==> flow/design.v <==
module pc_module(
    input [31:0] pc_in,
    input freeze,
    input clk,
    input rst,
    output reg [31:0] pc_out
);
always @(posedge clk, posedge rst) begin
    if (rst == 1) begin
        pc_out <= 0;
    end
    else if(freeze == 1) begin
        pc_out <= pc_out;
    end
    else begin
        pc_out <= pc_in;
    end
end
endmodule 
module adder(
    input [31:0] a,
    input [31:0] b,
    input rst,
    output [31:0] result
);
assign result = rst ? 32'b0: a+b;
endmodule  
module multiplexer(
    input [31:0] a,
    input [31:0] b,
    input select,
    output [31:0] out
);
assign out = select ? b : a;
endmodule  
module instruction_fetch(
    input clk,
    input rst,
    input freeze,
    input branch_taken,
    input [31:0] branch_adr,
    output [31:0] pc_out,
    output [31:0] imem_addr,
    input [31:0] imem_data,
    output [31:0] instruction 
);
wire [31:0] pc_wire;
wire [31:0] mux_out;
wire [31:0] pc_out_wire;
pc_module pcm(.pc_in    (mux_out),.freeze   (freeze && !branch_taken),.clk   (clk),.rst  (rst),.pc_out   (pc_wire));
multiplexer mux(.a  (pc_out_wire),.b    (branch_adr),.select    (branch_taken),.out     (mux_out));
adder adder(.a     (pc_wire),.b    (32'd4), .rst     (rst), .result    (pc_out_wire));
assign imem_addr = pc_wire;
assign instruction = rst ? 32'b0 : imem_data;
assign pc_out = rst ? 32'b0 : pc_out_wire;
endmodule
module instruction_fetch_register(
    input clk,
    input rst,
    input freeze,
    input flush,
    input [31:0] pc_in,
    input [31:0] instruction_in,
    output reg [31:0] pc,
    output reg [31:0] instruction
);
always@(posedge clk, posedge rst) begin
    if (rst) begin
        pc <= 32'b0;
        instruction <= 32'b0;			
    end else if (flush) begin
        pc <= 32'b0;
        instruction <= 32'b0;			
    end
    else if(freeze == 1'b0) begin
        pc <= pc_in;
        instruction <= instruction_in;
    end else begin
        pc <= pc;
        instruction <= instruction;
    end
end
endmodule  
module control_unit (
  input [1:0] mode,
  input [3:0] opcode,
  input s,
  output [3:0] execute_command,
  output mem_read, mem_write,
  output wb_enable,
  output b,
  output update_state
);
  assign update_state = s && mode == 2'b00;
  assign b = (opcode[3] == 1'b0 && mode == 2'b10) ? 1'b1 : 1'b0;
  assign wb_enable = ((mode == 2'b00 && (opcode == 4'b1101 || opcode == 4'b1111 || opcode == 4'b0100 || opcode == 4'b0101 || opcode == 4'b0010 || opcode == 4'b0110 || opcode == 4'b0000 || opcode == 4'b1100 || opcode == 4'b0001)) || (opcode == 4'b0100 && s == 1'b1 && mode == 2'b01)) ? 1'b1 : 0;
  assign mem_read = (opcode == 4'b0100 && mode == 2'b01 && s == 1'b1 ) ? 1 : 0;
  assign mem_write = (opcode == 4'b0100 && mode == 2'b01 && s == 1'b0 ) ? 1 : 0;
  assign execute_command = (opcode == 4'b1101 ? 4'b0001 : (opcode == 4'b1111 ? 4'b1001 : (opcode == 4'b0100 ? 4'b0010 :
   (opcode == 4'b0101 ? 4'b0011 : (opcode == 4'b0010 ? 4'b0100 : (opcode == 4'b0110 ?  4'b0101 : (opcode == 4'b0000 ? 4'b0110 : (opcode == 4'b1100 ? 4'b0111 :
   (opcode == 4'b0001 ? 4'b1000 : (opcode == 4'b1010 ? 4'b0100 : (opcode == 4'b1101 ? 4'b0110 : (opcode == 4'b1000 ? 4'b0110 : 4'b0))))))))))));
endmodule
module condition_check (
    input[3:0] condition,
    input[3:0] condState,
    output check
);
    assign check = ((condition == 4'b0000 && condState[2] == 1'b1) || (condition == 4'b0001 && condState[2] == 1'b0) || (condition == 4'b0010 && condState[1] == 1'b1)
    || (condition == 4'b0011 && condState[1] == 1'b0) || (condition == 4'b0100 && condState[3] == 1'b1) || (condition == 4'b0101 && condState[3] == 1'b0) 
    || (condition == 4'b0110 && condState[0] == 1'b1) || (condition == 4'b0111 && condState[0] == 1'b0) || (condition == 4'b1000 && condState[1] == 1'b1 && condState[2] == 1'b0)
    || (condition == 4'b1001 && (condState[1] == 1'b0 || condState[2] == 1'b1)) || (condition == 4'b1010 && condState[3] == condState[0]) || (condition == 4'b1011 && condState[3] != condState[0]) 
    || (condition == 4'b1100 && condState[2] == 1'b0 && condState[3] == condState[0]) || (condition == 4'b1101 && (condState[2] == 1'b1 || condState[3] != condState[0])) || (condition == 4'b1110) || (condition == 4'b1111)) ? 1'b1 : 1'b0;
endmodule
module register_file ( 
  input clk, rst,
  input[3:0] src1, src2, dest_wb, 
  input[31:0] result_wb, 
  input write_back_enable,
  output [31:0] reg1, reg2
);
  reg[31:0] regs[15:0];
  assign reg1 = (write_back_enable && dest_wb == src1) ? result_wb : regs[src1];
  assign reg2 = (write_back_enable && dest_wb == src2) ? result_wb : regs[src2];
  integer i;
	always @(posedge clk, posedge rst) begin
		if (rst) begin
			for (i = 0; i < 16; i = i + 1) begin
				regs[i] <= i;
			end
		end
		else if (write_back_enable) begin 
			regs[dest_wb] <= result_wb;
		end
	end
endmodule
module instrcution_decode(
    input clk,
    input rst,
    input [31:0] instruction,
    input [31:0] result_wb,
    input write_back_enable,
    input [3:0] dest_wb,
    input hazard,
    input [3:0] sr,
    input [31:0] pc_in,
    output wb_en,
    output mem_r_en,
    output mem_w_en,
    output b,
    output s,
    output [3:0] exec_cmd,
    output [31:0] val_rn,
    output [31:0] val_rm,
    output imm,
    output [11:0] shift_operand,
    output [23:0] signed_imm_24,
    output [3:0] dest,
    output [3:0] src1,
    output [3:0] src2,
    output two_src,
    output [31:0] pc_out
);
assign shift_operand = instruction[11:0];
assign imm = instruction[25];
assign signed_imm_24 = instruction[23:0];
assign pc_out = pc_in;
assign dest = instruction[15:12];
wire check;
wire[3:0] exec_cmd_wire;
wire mem_r_en_wire;
wire mem_w_en_wire;
wire wb_en_wire;
wire b_wire;
wire s_wire;
assign two_src = !instruction[25] || mem_w_en_wire;
control_unit cu(
    .mode   (instruction[27:26]),
    .opcode (instruction[24:21]),
    .s  (instruction[20]),
    .execute_command    (exec_cmd_wire),
    .mem_read   (mem_r_en_wire),
    .mem_write  (mem_w_en_wire),
    .wb_enable  (wb_en_wire),
    .b  (b_wire),
    .update_state   (s_wire)
);
condition_check cc(
    .condition  (instruction[31:28]),
    .condState  (sr),
    .check  (check)
);
wire cond_or_hazard;
assign cond_or_hazard = hazard || !check;
assign s = !cond_or_hazard ? s_wire : 0;
assign b = !cond_or_hazard ? b_wire : 0;
assign wb_en = !cond_or_hazard ? wb_en_wire : 0;
assign mem_w_en = !cond_or_hazard ? mem_w_en_wire : 0;
assign mem_r_en = !cond_or_hazard ? mem_r_en_wire : 0;
wire [3:0] src2_wire;
assign exec_cmd = !cond_or_hazard ? exec_cmd_wire : 0;
assign src1 = instruction[19:16];
assign src2 = src2_wire;
assign src2_wire = mem_w_en_wire ? dest : instruction[3:0];
register_file rf(
    .clk   (clk),
    .rst   (rst),
    .src1  (instruction[19:16]),
    .src2  (src2_wire),
    .dest_wb   (dest_wb),
    .result_wb (result_wb),
    .write_back_enable (write_back_enable),
    .reg1  (val_rn),
    .reg2  (val_rm)
);
endmodule  
module instruction_decode_register(
    input clk,
    input rst,
    input flush,
    input wb_en_in,
    input mem_r_en_in,
    input mem_w_en_in,
    input b_in,
    input s_in,
    input [3:0] exe_cmd_in,
    input [31:0] pc_in,
    input [31:0] val_rn_in,
    input [31:0] val_rm_in,
    input imm_in,
    input [11:0] shift_operand_in,
    input [23:0] signed_imm_24_in,
    input [3:0] dest_in,
    input [3:0] sr_in,
    input [3:0] src1_in,
    input [3:0] src2_in,
    output reg wb_en,
    output reg mem_r_en,
    output reg mem_w_en,
    output reg b,
    output reg s,
    output reg [3:0] exe_cmd,
    output reg [31:0] pc,
    output reg [31:0] val_rn,
    output reg [31:0] val_rm,
    output reg imm,
    output reg [11:0] shift_operand,
    output reg [23:0] signed_imm_24,
    output reg [3:0] dest,
    output reg [3:0] sr_out,
    output reg [3:0] src1_out,
    output reg [3:0] src2_out
);
always@(posedge clk, posedge rst) begin
    if (rst) begin
        wb_en <= 0;
        mem_r_en <= 0;
        mem_w_en <= 0;
        b <= 0;
        s <= 0;
        exe_cmd <= 0;
        pc <= 0;
        val_rm <= 0;
        val_rn <= 0;
        imm <= 0;
        shift_operand <= 0;
        signed_imm_24 <= 0;
        dest <= 0;
        src1_out <= 0;
        src2_out <= 0;
        sr_out <= 0;
    end else if (flush) begin
        wb_en <= 0;
        mem_r_en <= 0;
        mem_w_en <= 0;
        b <= 0;
        s <= 0;
        exe_cmd <= 0;
        pc <= 0;
        val_rm <= 0;
        val_rn <= 0;
        imm <= 0;
        shift_operand <= 0;
        signed_imm_24 <= 0;
        dest <= 0;
        src1_out <= 0;
        src2_out <= 0;
        sr_out <= 0;
    end else begin
        wb_en <= wb_en_in;
        mem_r_en <= mem_r_en_in;
        mem_w_en <= mem_w_en_in;
        b <= b_in;
        s <= s_in;
        exe_cmd <= exe_cmd_in;
        pc <= pc_in;
        val_rm <= val_rm_in;
        val_rn <= val_rn_in;
        imm <= imm_in;
        shift_operand <= shift_operand_in;
        signed_imm_24 <= signed_imm_24_in;
        dest <= dest_in;
        src1_out <= src1_in;
        src2_out <= src2_in;
        sr_out <= sr_in;
    end
end
endmodule  
module alu(
    input[3:0] exec_command,
    input[31:0] in1,
    input[31:0] in2,
    input carry_in,
    output[31:0] result,
    output c,
    output n,
    output z,
    output v
);
    wire [32:0] result_extend;
    wire [32:0] in1_extend;
    wire [32:0] in2_extend;
    assign in1_extend = {in1[31],in1};
    assign in2_extend = {in2[31],in2};
    assign result_extend = exec_command == 4'b0001 ? in2_extend : (exec_command == 4'b1001 ? ~in2_extend : (exec_command == 4'b0010 ? (in2_extend + in1_extend) : 
    (exec_command == 4'b0011 ? (in1_extend + in2_extend + carry_in) : (exec_command == 4'b0100 ? (in1_extend - in2_extend) : (exec_command == 4'b0101 ? (in1_extend - in2_extend - 1) : 
    (exec_command == 4'b0110 ? (in1_extend & in2_extend) : (exec_command == 4'b0111 ? (in1_extend | in2_extend) : (exec_command == 4'b1000 ? (in2_extend ^ in1_extend) : 
    (in1_extend))))))))) ;
    assign result = result_extend[31:0];
    assign c = result_extend[32] == 1'b1 && result_extend[31] == 1'b0;
    assign n = result[31];
    assign z = (result == 0);
    assign v = ((exec_command == 4'b0010 || exec_command == 4'b0011) && in1[31] == in2[31] && in1[31] != result[31]) || ((exec_command == 4'b0100 || exec_command == 4'b0101) && in1[31] == ~in2[31] && in1[31] != result[31]);
endmodule  
module val2_gen(
    input[31:0] val_rm,
    input imm,
    input mem_en,
    input [11:0] shift_operand,
    output reg [31:0] result
);
wire [31:0] imm8 = {24'b0, shift_operand[7:0]};
wire [4:0] imm_rot = {shift_operand[11:8], 1'b0};
wire [4:0] sh_amt = shift_operand[11:7];
wire [63:0] imm_dbl = {imm8, imm8} >> imm_rot;
wire [63:0] rm_dbl = {val_rm, val_rm} >> sh_amt;
always @(*) begin
    if(mem_en == 1) begin
       result = {20'b0, shift_operand};
    end
    else if (imm == 1) begin
        result = imm_dbl[31:0];
    end else if(imm == 0 && shift_operand[4] == 0) begin
        case (shift_operand[6:5])
            2'b00: result = val_rm << sh_amt;
            2'b01: result = val_rm >> sh_amt;
            2'b10: result = val_rm >>> sh_amt;
            default: result = rm_dbl[31:0];
        endcase
    end else begin
        result = val_rm;
    end
end
endmodule
module status_register(
    input clk,
    input rst,
    input n,
    input z,
    input c,
    input v,
    input s,
    output [3:0] cond
);
reg[3:0] cond_reg;
always @(posedge clk, posedge rst) begin
    if(rst == 1'b1) begin
        cond_reg <= 4'b0;
    end else if (s == 1'b1) begin
        cond_reg <= {n,z,c,v};
    end
end
assign cond = s == 1'b1 ? {n,z,c,v} : cond_reg;
endmodule
module execution(
    input clk,
    input rst,
    input s,
    input [3:0] exec_cmd,
    input mem_r_en, mem_w_en,
    input [31:0] pc,
    input [31:0] val_rn,val_rm,
    input imm,
    input [11:0] shift_operand,
    input [23:0] signed_imm_24,
    input [3:0] sr,
    output[31:0] alu_result,br_addr,
    output[3:0] status,
    output[31:0] val_rm_out
);
wire[31:0] signed_imm_24_extended;
assign signed_imm_24_extended = {signed_imm_24[23],signed_imm_24[23],signed_imm_24[23],signed_imm_24[23],signed_imm_24[23],signed_imm_24[23],signed_imm_24[23],signed_imm_24[23],signed_imm_24};
assign br_addr = pc + (signed_imm_24_extended << 2);
wire mem_en;
wire c,n,z,v;
assign mem_en = mem_r_en | mem_w_en;
wire [31:0] mux_before_alu_out_wire;
wire[31:0] val2_gen_wire;
val2_gen val2_gen(
    .val_rm (val_rm_out),
    .imm    (imm),
    .mem_en (mem_en),
    .shift_operand  (shift_operand),
    .result (val2_gen_wire)
);
alu alu(
    .exec_command (exec_cmd),
    .in1    (mux_before_alu_out_wire),
    .in2    (val2_gen_wire),
    .carry_in   (sr[1]),
    .result (alu_result),
    .c  (c),
    .n  (n),
    .z  (z),
    .v  (v)
);
status_register sreg(
    .clk   (clk),
    .rst   (rst),
    .n (n),
    .z (z),
    .c (c),
    .v (v),
    .s (s),
    .cond  (status)
);
assign val_rm_out = val_rm;
assign mux_before_alu_out_wire = val_rn;
endmodule 
module execution_register(
    input clk,
    input rst,
    input wb_en_in,
    input mem_r_en_in,
    input mem_w_en_in,
    input [31:0] alu_result_in,
    input [31:0] st_val_in,
    input [3:0] dest_in,
    output reg wb_en,
    output reg mem_r_en,
    output reg mem_w_en,
    output reg [31:0] alu_result,
    output reg [31:0] st_val,
    output reg [3:0] dest
);
always @(posedge clk, posedge rst) begin
    if (rst) begin
        wb_en <= 0;
        mem_r_en <= 0;
        mem_w_en <= 0;
        alu_result <= 0;
        st_val <= 0;
        dest <= 0;
    end else begin
        wb_en <= wb_en_in;
        mem_r_en <= mem_r_en_in;
        mem_w_en <= mem_w_en_in;
        alu_result <= alu_result_in;
        st_val <= st_val_in;
        dest <= dest_in;
    end
end
endmodule  
module memory_register(
    input clk,
    input rst,
    input wb_en_in,
    input mem_r_en_in,
    input [31:0] alu_result_in,
    input [31:0] mem_read_value_in,
    input [3:0] dest_in,
    output reg [31:0] alu_result,
    output reg [31:0] mem_read_value,
    output reg [3:0] dest,
    output reg wb_en,
    output reg mem_r_en
);
always @(posedge clk, posedge rst) begin
    if (rst) begin
        alu_result <= 0;
        mem_read_value <= 0;
        dest <= 0;
        wb_en <= 0;
        mem_r_en <= 0;
    end else begin
        dest <= dest_in;
        mem_read_value <= mem_read_value_in;
        alu_result <= alu_result_in;
        wb_en <= wb_en_in;
        mem_r_en <= mem_r_en_in;
    end
end
endmodule  
module write_back(
    input [31:0] alu_result,
    input [31:0] mem_result,
    input mem_r_en,
    output [31:0] out
);
assign out = mem_r_en ? mem_result : alu_result;
endmodule  
module hazard_detection_unit_old(
    input [3:0] src1,
    input [3:0] src2,
    input [3:0] exe_dest,
    input exe_wb_en,
    input mem_wb_en,
    input two_src,
    input [3:0] mem_dest,
    output reg hazard_detected
);
always @(*) begin
    if(mem_wb_en && src1 == mem_dest) begin
        hazard_detected <= 1;
    end else if(exe_wb_en && src1 == exe_dest) begin
        hazard_detected <= 1;
    end else if(two_src && mem_wb_en && src2 == mem_dest) begin
        hazard_detected <= 1;
    end else if(two_src && exe_wb_en && src2 == exe_dest) begin
        hazard_detected <= 1;
    end else begin
        hazard_detected <= 0;
    end
end
endmodule  
module ARM(
    input clk,
    input rst,
    output [31:0] imem_addr,
    input [31:0] imem_data,
    output [31:0] dmem_addr,
    output [31:0] dmem_wdata,
    output dmem_we,
    input [31:0] dmem_rdata
);
wire hazard;
wire branch_taken;
wire [31:0] branch_adr;
wire [31:0] pc_if_out;
wire [31:0] instruction_if_out;
instruction_fetch inst_fetch(
	.clk	(clk),
	.rst	(rst),
	.freeze	(hazard),
	.branch_taken	(branch_taken),
	.branch_adr	(branch_adr),
	.pc_out	(pc_if_out),
	.imem_addr	(imem_addr),
	.imem_data	(imem_data),
	.instruction	(instruction_if_out)
);
wire [31:0] pc_if_reg_out;
wire [31:0] instruction_if_reg_out;
instruction_fetch_register inst_fetch_reg(
	.clk	(clk),
	.rst	(rst),
	.freeze	(hazard),
	.flush	(branch_taken),
	.pc_in(pc_if_out),
	.instruction_in	(instruction_if_out),
	.pc	(pc_if_reg_out),
	.instruction	(instruction_if_reg_out)
);
wire[31:0] result_wb;
wire write_back_enable;
wire [3:0] dest_wb;
wire [3:0] sr;
wire wb_en_id_out;
wire mem_r_en_id_out;
wire mem_w_en_id_out;
wire b_id_out;
wire s_id_out;
wire [3:0] exec_cmd_id_out;
wire [31:0] val_rn_id_out;
wire [31:0] val_rm_id_out;
wire imm_id_out;
wire [11:0] shift_operand_id_out;
wire [23:0] signed_imm_24_id_out;
wire [3:0] dest_id_out;
wire [3:0] src1_id_out;
wire [3:0] src2_id_out;
wire two_src_id_out;
wire [31:0] pc_id_out;
instrcution_decode inst_decode(
	.clk	(clk),
	.rst	(rst),
	.instruction	(instruction_if_reg_out),
	.result_wb	(result_wb),
	.write_back_enable	(write_back_enable),
	.dest_wb	(dest_wb),
	.hazard	(hazard),
	.sr	(sr),
	.pc_in	(pc_if_reg_out),
	.wb_en	(wb_en_id_out),
	.mem_r_en	(mem_r_en_id_out),
	.mem_w_en	(mem_w_en_id_out),
	.b	(b_id_out),
	.s	(s_id_out),
	.exec_cmd	(exec_cmd_id_out),
	.val_rn	(val_rn_id_out),
	.val_rm	(val_rm_id_out),
	.imm		(imm_id_out),
	.shift_operand	(shift_operand_id_out),
	.signed_imm_24	(signed_imm_24_id_out),
	.dest	(dest_id_out),
	.src1	(src1_id_out),
	.src2	(src2_id_out),
	.two_src	(two_src_id_out),
	.pc_out	(pc_id_out)
);
wire wb_en_id_reg_out;
wire mem_r_en_id_reg_out;
wire mem_w_en_id_reg_out;
wire b_id_reg_out;
wire s_id_reg_out;
wire [3:0] exe_cmd_id_reg_out;
wire [31:0] pc_id_reg_out;
wire [31:0] val_rn_id_reg_out;
wire [31:0] val_rm_id_reg_out;
wire imm_id_reg_out;
wire [11:0] shift_operand_id_reg_out;
wire [23:0] signed_imm_24_id_reg_out;
wire [3:0] dest_id_reg_out;
wire [3:0] sr_id_reg_out;
wire [3:0] src1_id_reg_out;
wire [3:0] src2_id_reg_out;
instruction_decode_register inst_decode_reg(
	.clk	(clk),
	.rst	(rst),
	.flush	(branch_taken),
	.wb_en_in	(wb_en_id_out),
	.mem_r_en_in	(mem_r_en_id_out),
	.mem_w_en_in	(mem_w_en_id_out),
	.b_in	(b_id_out),
	.s_in	(s_id_out),
	.exe_cmd_in	(exec_cmd_id_out),
	.pc_in	(pc_id_out),
	.val_rn_in	(val_rn_id_out),
	.val_rm_in	(val_rm_id_out),
	.imm_in	(imm_id_out),
	.shift_operand_in	(shift_operand_id_out),
	.signed_imm_24_in	(signed_imm_24_id_out),
	.dest_in	(dest_id_out),
	.sr_in	(sr),
	.src1_in	(src1_id_out),
	.src2_in	(src2_id_out),
	.wb_en	(wb_en_id_reg_out),
	.mem_r_en	(mem_r_en_id_reg_out),
	.mem_w_en	(mem_w_en_id_reg_out),
	.b (branch_taken),
	.s (s_id_reg_out),
	.exe_cmd	(exe_cmd_id_reg_out),
	.pc	(pc_id_reg_out),
	.val_rn	(val_rn_id_reg_out),
	.val_rm	(val_rm_id_reg_out),
	.imm	(imm_id_reg_out),
	.shift_operand	(shift_operand_id_reg_out),
	.signed_imm_24	(signed_imm_24_id_reg_out),
	.dest	(dest_id_reg_out),
	.sr_out	(sr_id_reg_out),
	.src1_out	(src1_id_reg_out),
	.src2_out	(src2_id_reg_out)
);
wire [31:0] alu_result_exe_reg_out;
wire [31:0] alu_result_exe_out;
wire [31:0] val_rm_exe_out;
execution exe(
	.clk	(clk),
	.rst 	(rst),
	.s	(s_id_reg_out),
	.exec_cmd	(exe_cmd_id_reg_out),
	.mem_r_en	(mem_r_en_id_reg_out),
	.mem_w_en	(mem_w_en_id_reg_out),
	.pc	(pc_id_reg_out),
	.val_rn	(val_rn_id_reg_out),
	.val_rm	(val_rm_id_reg_out),
	.imm	(imm_id_reg_out),
	.shift_operand	(shift_operand_id_reg_out),
	.signed_imm_24	(signed_imm_24_id_reg_out),
	.sr	(sr_id_reg_out),
	.alu_result	(alu_result_exe_out),
	.br_addr	(branch_adr),
	.status	(sr),
	.val_rm_out	(val_rm_exe_out)
);
wire wb_en_exe_reg_out;
wire mem_r_en_exe_reg_out;
wire mem_w_en_exe_reg_out;
wire [3:0] dest_exe_reg_out;
wire [31:0] val_rm_exe_reg_out;
execution_register exe_reg(
	.clk	(clk),
	.rst	(rst),
	.wb_en_in	(wb_en_id_reg_out),
	.mem_r_en_in	(mem_r_en_id_reg_out),
	.mem_w_en_in	(mem_w_en_id_reg_out),
	.alu_result_in	(alu_result_exe_out),
	.st_val_in	(val_rm_exe_out),
	.dest_in	(dest_id_reg_out),
	.wb_en	(wb_en_exe_reg_out),
	.mem_r_en	(mem_r_en_exe_reg_out),
	.mem_w_en	(mem_w_en_exe_reg_out),
	.alu_result	(alu_result_exe_reg_out),
	.st_val	(val_rm_exe_reg_out),
	.dest	(dest_exe_reg_out)
);
wire [31:0] mem_result_out;
assign dmem_addr = alu_result_exe_reg_out;
assign dmem_wdata = val_rm_exe_reg_out;
assign dmem_we = mem_w_en_exe_reg_out;
assign mem_result_out = mem_r_en_exe_reg_out ? dmem_rdata : 32'b0;
wire [31:0] alu_result_mem_reg_out;
wire [31:0] mem_read_val_mem_reg_out;
wire mem_r_en_mem_reg_out;
memory_register mem_reg(
	.clk	(clk),
	.rst	(rst),
	.wb_en_in	(wb_en_exe_reg_out),
	.mem_r_en_in	(mem_r_en_exe_reg_out),
	.alu_result_in	(alu_result_exe_reg_out),
	.mem_read_value_in	(mem_result_out),
	.dest_in	(dest_exe_reg_out),
	.alu_result	(alu_result_mem_reg_out),
	.mem_read_value	(mem_read_val_mem_reg_out),
	.dest	(dest_wb),
	.wb_en	(write_back_enable),
	.mem_r_en	(mem_r_en_mem_reg_out)
);
write_back wb(
	.alu_result	(alu_result_mem_reg_out),
	.mem_result	(mem_read_val_mem_reg_out),
	.mem_r_en	(mem_r_en_mem_reg_out),
	.out	(result_wb)
);
hazard_detection_unit_old hdu(
	.src1	(src1_id_out),
	.src2	(src2_id_out),
	.exe_dest	(dest_id_reg_out),
	.exe_wb_en	(wb_en_id_reg_out),
	.mem_wb_en	(wb_en_exe_reg_out),
	.two_src	(two_src_id_out),
	.mem_dest	(dest_exe_reg_out),
	.hazard_detected	(hazard)
);
endmodule  
From RTL to reports: ARM. What the tools print for ARM, step after step. Lines are those of the file above, counted from 1. Operators carry their Yosys type and port widths (W data, S select, Z words). Cell names lack the library's common part. A cell with n/a has no value.

Design top: ARM. Clock port: clk. Library: sky130hd. Timing corner: tt_025C_1v80.

After elaboration. Counts by Yosys on the flattened word-level netlist (proc, flatten, opt, wreduce). Print and check cells are left out. Cells with the same type and inputs are merged into one.

The entry for register bits after elaboration reads 901. For input bits the number is 66. Output and inout port bits: 97.

$add $sub $neg: 6. The entry for eq/ne operators reads 95. Shift-type cells: 5. The entry for muxes and demuxes reads 69. Bitwise gates (word level): 15. The figure for reduce/logical cells is 97.

Operators by type and width (number): $pmux W32 S16 (2); $mux W32 (18); $mux W33 (9); $eq A4 B4 Y1 const B (39); $pmux W32 S3 (1); $eq A4 B3 Y1 const B (23); $shr A64 B5 Y32 (1); $mux W4 (14); $eq A4 B2 Y1 const B (11); $shr A40 B5 Y32 (1); $logic_and A1 B1 Y1 (39); $add A32 B32 Y33 (1); $sub A32 B32 Y33 (1); $add A33 B1 Y33 (1); $sub A33 B1 Y33 const B (1); $and A33 B33 Y33 (1); $or A33 B33 Y33 (1); $xor A33 B33 Y33 (1); $not A33 Y33 (1); $reduce_and A2 Y1 (16); $add A32 B3 Y32 const B (1); $add A32 B32 Y32 (1); $shl A32 B5 Y32 (1); $shr A32 B5 Y32 (1); $sshr A32 B5 Y32 (1); $logic_not A32 Y1 (1); $logic_or A1 B1 Y1 (31); $eq A4 B1 Y1 const B (6).

Not listed: further kinds 16, cells in them 62.

Logic depth. Yosys ltp: most cells in a row. Word level: on the elaborated netlist, between registers, memories and ports. Mapped: between sequential cells and ports; inverters and the memories' decode and read muxes count.

Depth in word-level cells: 41. Under ABC_AREA stands 0. Under gate-level depth with buffers stands 38. The entry for mapped depth without buffers reads 29.

Mapped cells and area. Yosys stat after the flow's synthesis: flattened, memories mapped to cells. It holds for the ABC_AREA given above (unset counts as 0); a run with the other value may have another netlist.

Under cells in the netlist stands 6320. Under chip area (Yosys) stands 0.0561589 mm^2. The figure for sequential area is 0.0222864 mm^2. The figure for flip-flops is 889. The entry for buffers reads 525.

Cell types (number): dfrtp_1 (857); a21oi_1 (615); nor2_1 (705); a22oi_1 (333); o21ai_0 (399); nand2_1 (469); ha_1 (129); mux2i_1 (152); clkbuf_1 (398); mux2_2 (113); mux4_2 (55); a22o_1 (112); a221oi_1 (97); dfstp_2 (32); nand3_1 (161); a211oi_1 (98); nand4_1 (107); nor2b_1 (101).

Not listed: further types 106, cells in them 1387. The figures by module come from a second, unflattened synthesis with its own total; it is not the netlist above.

For cell total of the unflattened synthesis the number is 6461. The figure for area (unflattened synthesis) is 0.0637837 mm^2.

Each row is one instance without its submodules.

By module: register_file (times used 1, cells 2456, area 0.0279318 mm^2); alu (times used 1, cells 1503, area 0.0095542 mm^2); val2_gen (times used 1, cells 839, area 0.0065112 mm^2); instruction_decode_register (times used 1, cells 334, area 0.0050361 mm^2); instruction_fetch_register (times used 1, cells 207, area 0.0026213 mm^2); adder (times used 1, cells 312, area 0.0020983 mm^2); execution (times used 1, cells 258, area 0.0018318 mm^2); execution_register (times used 1, cells 72, area 0.0017805 mm^2); memory_register (times used 1, cells 71, area 0.0017554 mm^2); pc_module (times used 1, cells 69, area 0.0013488 mm^2); instrcution_decode (times used 1, cells 91, area 0.0007082 mm^2); instruction_fetch (times used 1, cells 74, area 0.0006506 mm^2); multiplexer (times used 1, cells 36, area 0.0005443 mm^2); write_back (times used 1, cells 36, area 0.0005443 mm^2).

Modules not listed: 5.

Path before layout. Source: OpenSTA report_checks on the synthesized netlist (no wires, ideal clock, input and output delay 20% of the period each), path of least setup slack; recovery checks are left aside. Register names are those of the netlist, which keeps one name where synthesis merged equal registers.

Kind: input port to flip-flop. Start point: input port rst. End point: register inst_fetch.pcm.pc_out[3]. The figure for period is 11.0 ns. The figure for external input delay is 2.200 ns. Under setup time stands 0.083 ns. The figure for launch time at the first pin is 2.200 ns. The entry for arrival time reads 22.202 ns. Slack: -11.284 ns. The entry for delay of the path reads 20.085 ns. Stages: 4. The figure for buffers on the path is 0. The entry for period reached after synthesis reads 22.284 ns.

"delay of the path" is the arrival time less input delay plus setup time. "stages": output pins that drive a net of the path, with the launching flip-flop's if there is one; two outputs of one cell count as two. "period reached after synthesis" is the clock period less the worst setup slack; recovery checks do not enter. This is arithmetic on one report: input and output delays are still those of the set period (20% each). Between the ends stands the longest chain of elaborated cells between them, by number of cells; it is not shown to be the way that was timed. Of several equally long chains one is given. Each line given opens the expression or statement behind the cell; cells for indexed reads and writes are added by Yosys, which also makes memories of some case tables. At most two assigning lines are given for a register; there are more.

Path through: inv_1 > and3_1 > o21ai_0 > o21ai_0. Cells in the longest elaborated chain: 2. Elaborated cells between the ends (all ways): 2. Those cells by class: 2 x mux.

RTL lines, path post-synthesis: from (decl) (line 537) `input rst,`; $mux W32 (line 26) `assign result = rst ? 32'b0: a+b;`; $mux W32 (line 34) `assign out = select ? b : a;`; to (assign) (line 13) `pc_out <= pc_out;`; to (assign) (line 16) `pc_out <= pc_in;`; to (decl) (line 6) `output reg [31:0] pc_out`.

Path in the finished layout. Path of least setup slack in the final report of stored run 1 (OpenROAD, finished layout, wires in). Where an end is a register, its clock arrival counts in the times.

Kind: flip-flop to flip-flop. Start point: register inst_decode_reg.shift_operand[8]. End point: register inst_decode_reg.exe_cmd. The figure for period is 16.7 ns. Under setup time stands 0.16 ns. The figure for launch time at the first pin is 0.74 ns. The entry for arrival time reads 13.81 ns. Slack: 3.48 ns. Stages: 28. The figure for buffers on the path is 2.

An end named without its bit number is one bit of that signal or, where synthesis recoded a state register, one of its new flip-flops. Between the ends stands the longest chain of elaborated cells between them, by number of cells; it is not shown to be the way that was timed. Of several equally long chains one is given. At most two assigning lines are given for a register; there are more.

Path through: dfrtp_4 > buf_4 > nand2b_1 > o22a_1 > nand3_1 > o2111ai_1 > o2111ai_1 > o211a_1 > inv_1 > ha_1 > a211oi_1 > nor4_1 > nor4b_2 > buf_4 > o31ai_1 > xor2_1 > nand4_1 > nor4_1 > nand2_1 > or4_1 > a21oi_1 > o2111ai_1 > nor4_2 > nand3_2 > and2_4 > mux4_2 > mux2_4 > nor4_1. Cells in the longest elaborated chain: 39. Elaborated cells between the ends (all ways): 83. Those cells by class: 4 x add/sub; 5 x eq/ne; 5 x shift; 17 x mux; 10 x logic; 42 x reduce/logical.

RTL lines, path after layout: from (decl) (line 246) `output reg [11:0] shift_operand,`; from (assign) (line 265) `shift_operand <= 0;`; from (assign) (line 299) `shift_operand <= shift_operand_in;`; $shr A64 B5 Y32 (line 345) `wire [63:0] rm_dbl = {val_rm, val_rm} >> sh_amt;`; $pmux W32 S3 (line 353) `case (shift_operand[6:5])`; $mux W32 (line 352) `end else if(imm == 0 && shift_operand[4] == 0) begin`; $mux W32 (line 350) `else if (imm == 1) begin`; $mux W32 (line 347) `if(mem_en == 1) begin`; $xor A33 B33 Y33 (line 326) `(exec_command == 4'b0110 ? (in1_extend & in2_extend) : (exec_command == 4'b0111 ? (in1_extend | in2_extend) : ...`; $mux W33 x3 (line 326); (+9 left out); $logic_and A1 B1 Y1 (line 108) `assign check = ((condition == 4'b0000 && condState[2] == 1'b1) || (condition == 4'b0001 && condState[2] == 1'b ...`; $logic_or A1 B1 Y1 x15 (line 108); $mux W1 (line 108); $logic_not A1 Y1 (line 193) `assign cond_or_hazard = hazard || !check;`; $logic_or A1 B1 Y1 (line 193); $mux W4 (line 200) `assign exec_cmd = !cond_or_hazard ? exec_cmd_wire : 0;`; $mux W4 (line 271) `end else if (flush) begin`; to (assign) (line 277) `exe_cmd <= 0;`; to (assign) (line 294) `exe_cmd <= exe_cmd_in;`; to (decl) (line 241) `output reg [3:0] exe_cmd,`.

# Flow runs of ARM

Top module ARM; platform sky130hd; tools Yosys and OpenROAD; 6 stored runs in no particular order. Input and output delays are each 20% of the period that was set; the output load is 0.01 pF. "achieved period" = clock period - worst setup slack. The figure is calculated, with input and output delays left at 20% of the set period. "critical setup path time" is the time allowed to the run's worst setup path (the clock period less input and output delay, where it has them) less its slack. Clock arrival times count: a late capture clock shortens it, a late launch clock lengthens it.

Stored run 1 has these settings: CELL_PAD_IN_SITES_DETAIL_PLACEMENT 2; CELL_PAD_IN_SITES_GLOBAL_PLACEMENT 3; CORE_ASPECT_RATIO 1.81; CORE_MARGIN 5; CORE_UTILIZATION 41; GPL_TIMING_DRIVEN 1; PLACE_DENSITY_LB_ADDON 0.08; period_ns 16.7; CAP_MARGIN 20; SLEW_MARGIN 20. For the worst slack on setup checks the run shows 3.478 ns. The synthesized cell area reads 0.0561589 mm^2. The standard-cell area of the final layout stands at 0.0634971 mm^2. The achieved period comes to 13.222 ns. The die footprint comes to 0.144801 mm^2. The utilization in the final report is 46.7 %. The critical setup path time is 13.22 ns. Worst path kind: flip-flop to flip-flop.

Stored run 2 has these settings: ABC_AREA 0; CAP_MARGIN 25; CELL_PAD_IN_SITES_DETAIL_PLACEMENT 1; CORE_ASPECT_RATIO 0.61; CORE_MARGIN 4; CORE_UTILIZATION 71; CTS_CLUSTER_DIAMETER 196; CTS_CLUSTER_SIZE 91; GPL_ROUTABILITY_DRIVEN 0; GPL_TIMING_DRIVEN 0; SLEW_MARGIN 25; TNS_END_PERCENT 20; period_ns 8.74. Outcome: incomplete, placement halted on DPL-0033.

Stored run 3 has these settings: ABC_AREA 0; CAP_MARGIN 25; CELL_PAD_IN_SITES_DETAIL_PLACEMENT 1; CORE_MARGIN 4; CORE_UTILIZATION 71; CTS_CLUSTER_DIAMETER 196; CTS_CLUSTER_SIZE 54; GPL_ROUTABILITY_DRIVEN 0; GPL_TIMING_DRIVEN 0; HOLD_SLACK_MARGIN -0.06; SLEW_MARGIN 25; TNS_END_PERCENT 20; period_ns 8.74. Outcome: incomplete, placement halted on DPL-0033.

Stored run 4 has these settings: CELL_PAD_IN_SITES_GLOBAL_PLACEMENT 0; CORE_UTILIZATION 22; GPL_ROUTABILITY_DRIVEN 1; MIN_ROUTING_LAYER met1; PLACE_DENSITY_LB_ADDON 0.13; SLEW_MARGIN 35; period_ns 11.2; CAP_MARGIN 20; CORE_MARGIN 2. For the worst slack on setup checks the run shows 0.527 ns. The synthesized cell area reads 0.0561589 mm^2. The standard-cell area of the final layout stands at 0.0667828 mm^2. The achieved period comes to 10.673 ns. The die footprint comes to 0.259325 mm^2. The utilization in the final report is 26.3 %. The critical setup path time is 10.67 ns. Worst path kind: flip-flop to flip-flop.

Stored run 5 has these settings: ABC_AREA 1; CELL_PAD_IN_SITES_DETAIL_PLACEMENT 1; CELL_PAD_IN_SITES_GLOBAL_PLACEMENT 0; CORE_UTILIZATION 61; CTS_CLUSTER_DIAMETER 299; MAX_ROUTING_LAYER met4; MIN_ROUTING_LAYER met2; SETUP_SLACK_MARGIN 1.35; SLEW_MARGIN 30; TNS_END_PERCENT 95; period_ns 5.76; CAP_MARGIN 20; CORE_MARGIN 2. Outcome: incomplete, placement halted on DPL-0033.

Stored run 6 has these settings: CORE_UTILIZATION 40; SETUP_SLACK_MARGIN 1.26; period_ns 10.4; CAP_MARGIN 20; CORE_MARGIN 2; SLEW_MARGIN 20. For the worst slack on setup checks the run shows 1.381 ns. The synthesized cell area reads 0.0561589 mm^2. The standard-cell area of the final layout stands at 0.0645844 mm^2. The achieved period comes to 9.019 ns. The die footprint comes to 0.14341 mm^2. The utilization in the final report is 46.3 %. The critical setup path time is 9.02 ns. Worst path kind: flip-flop to flip-flop.
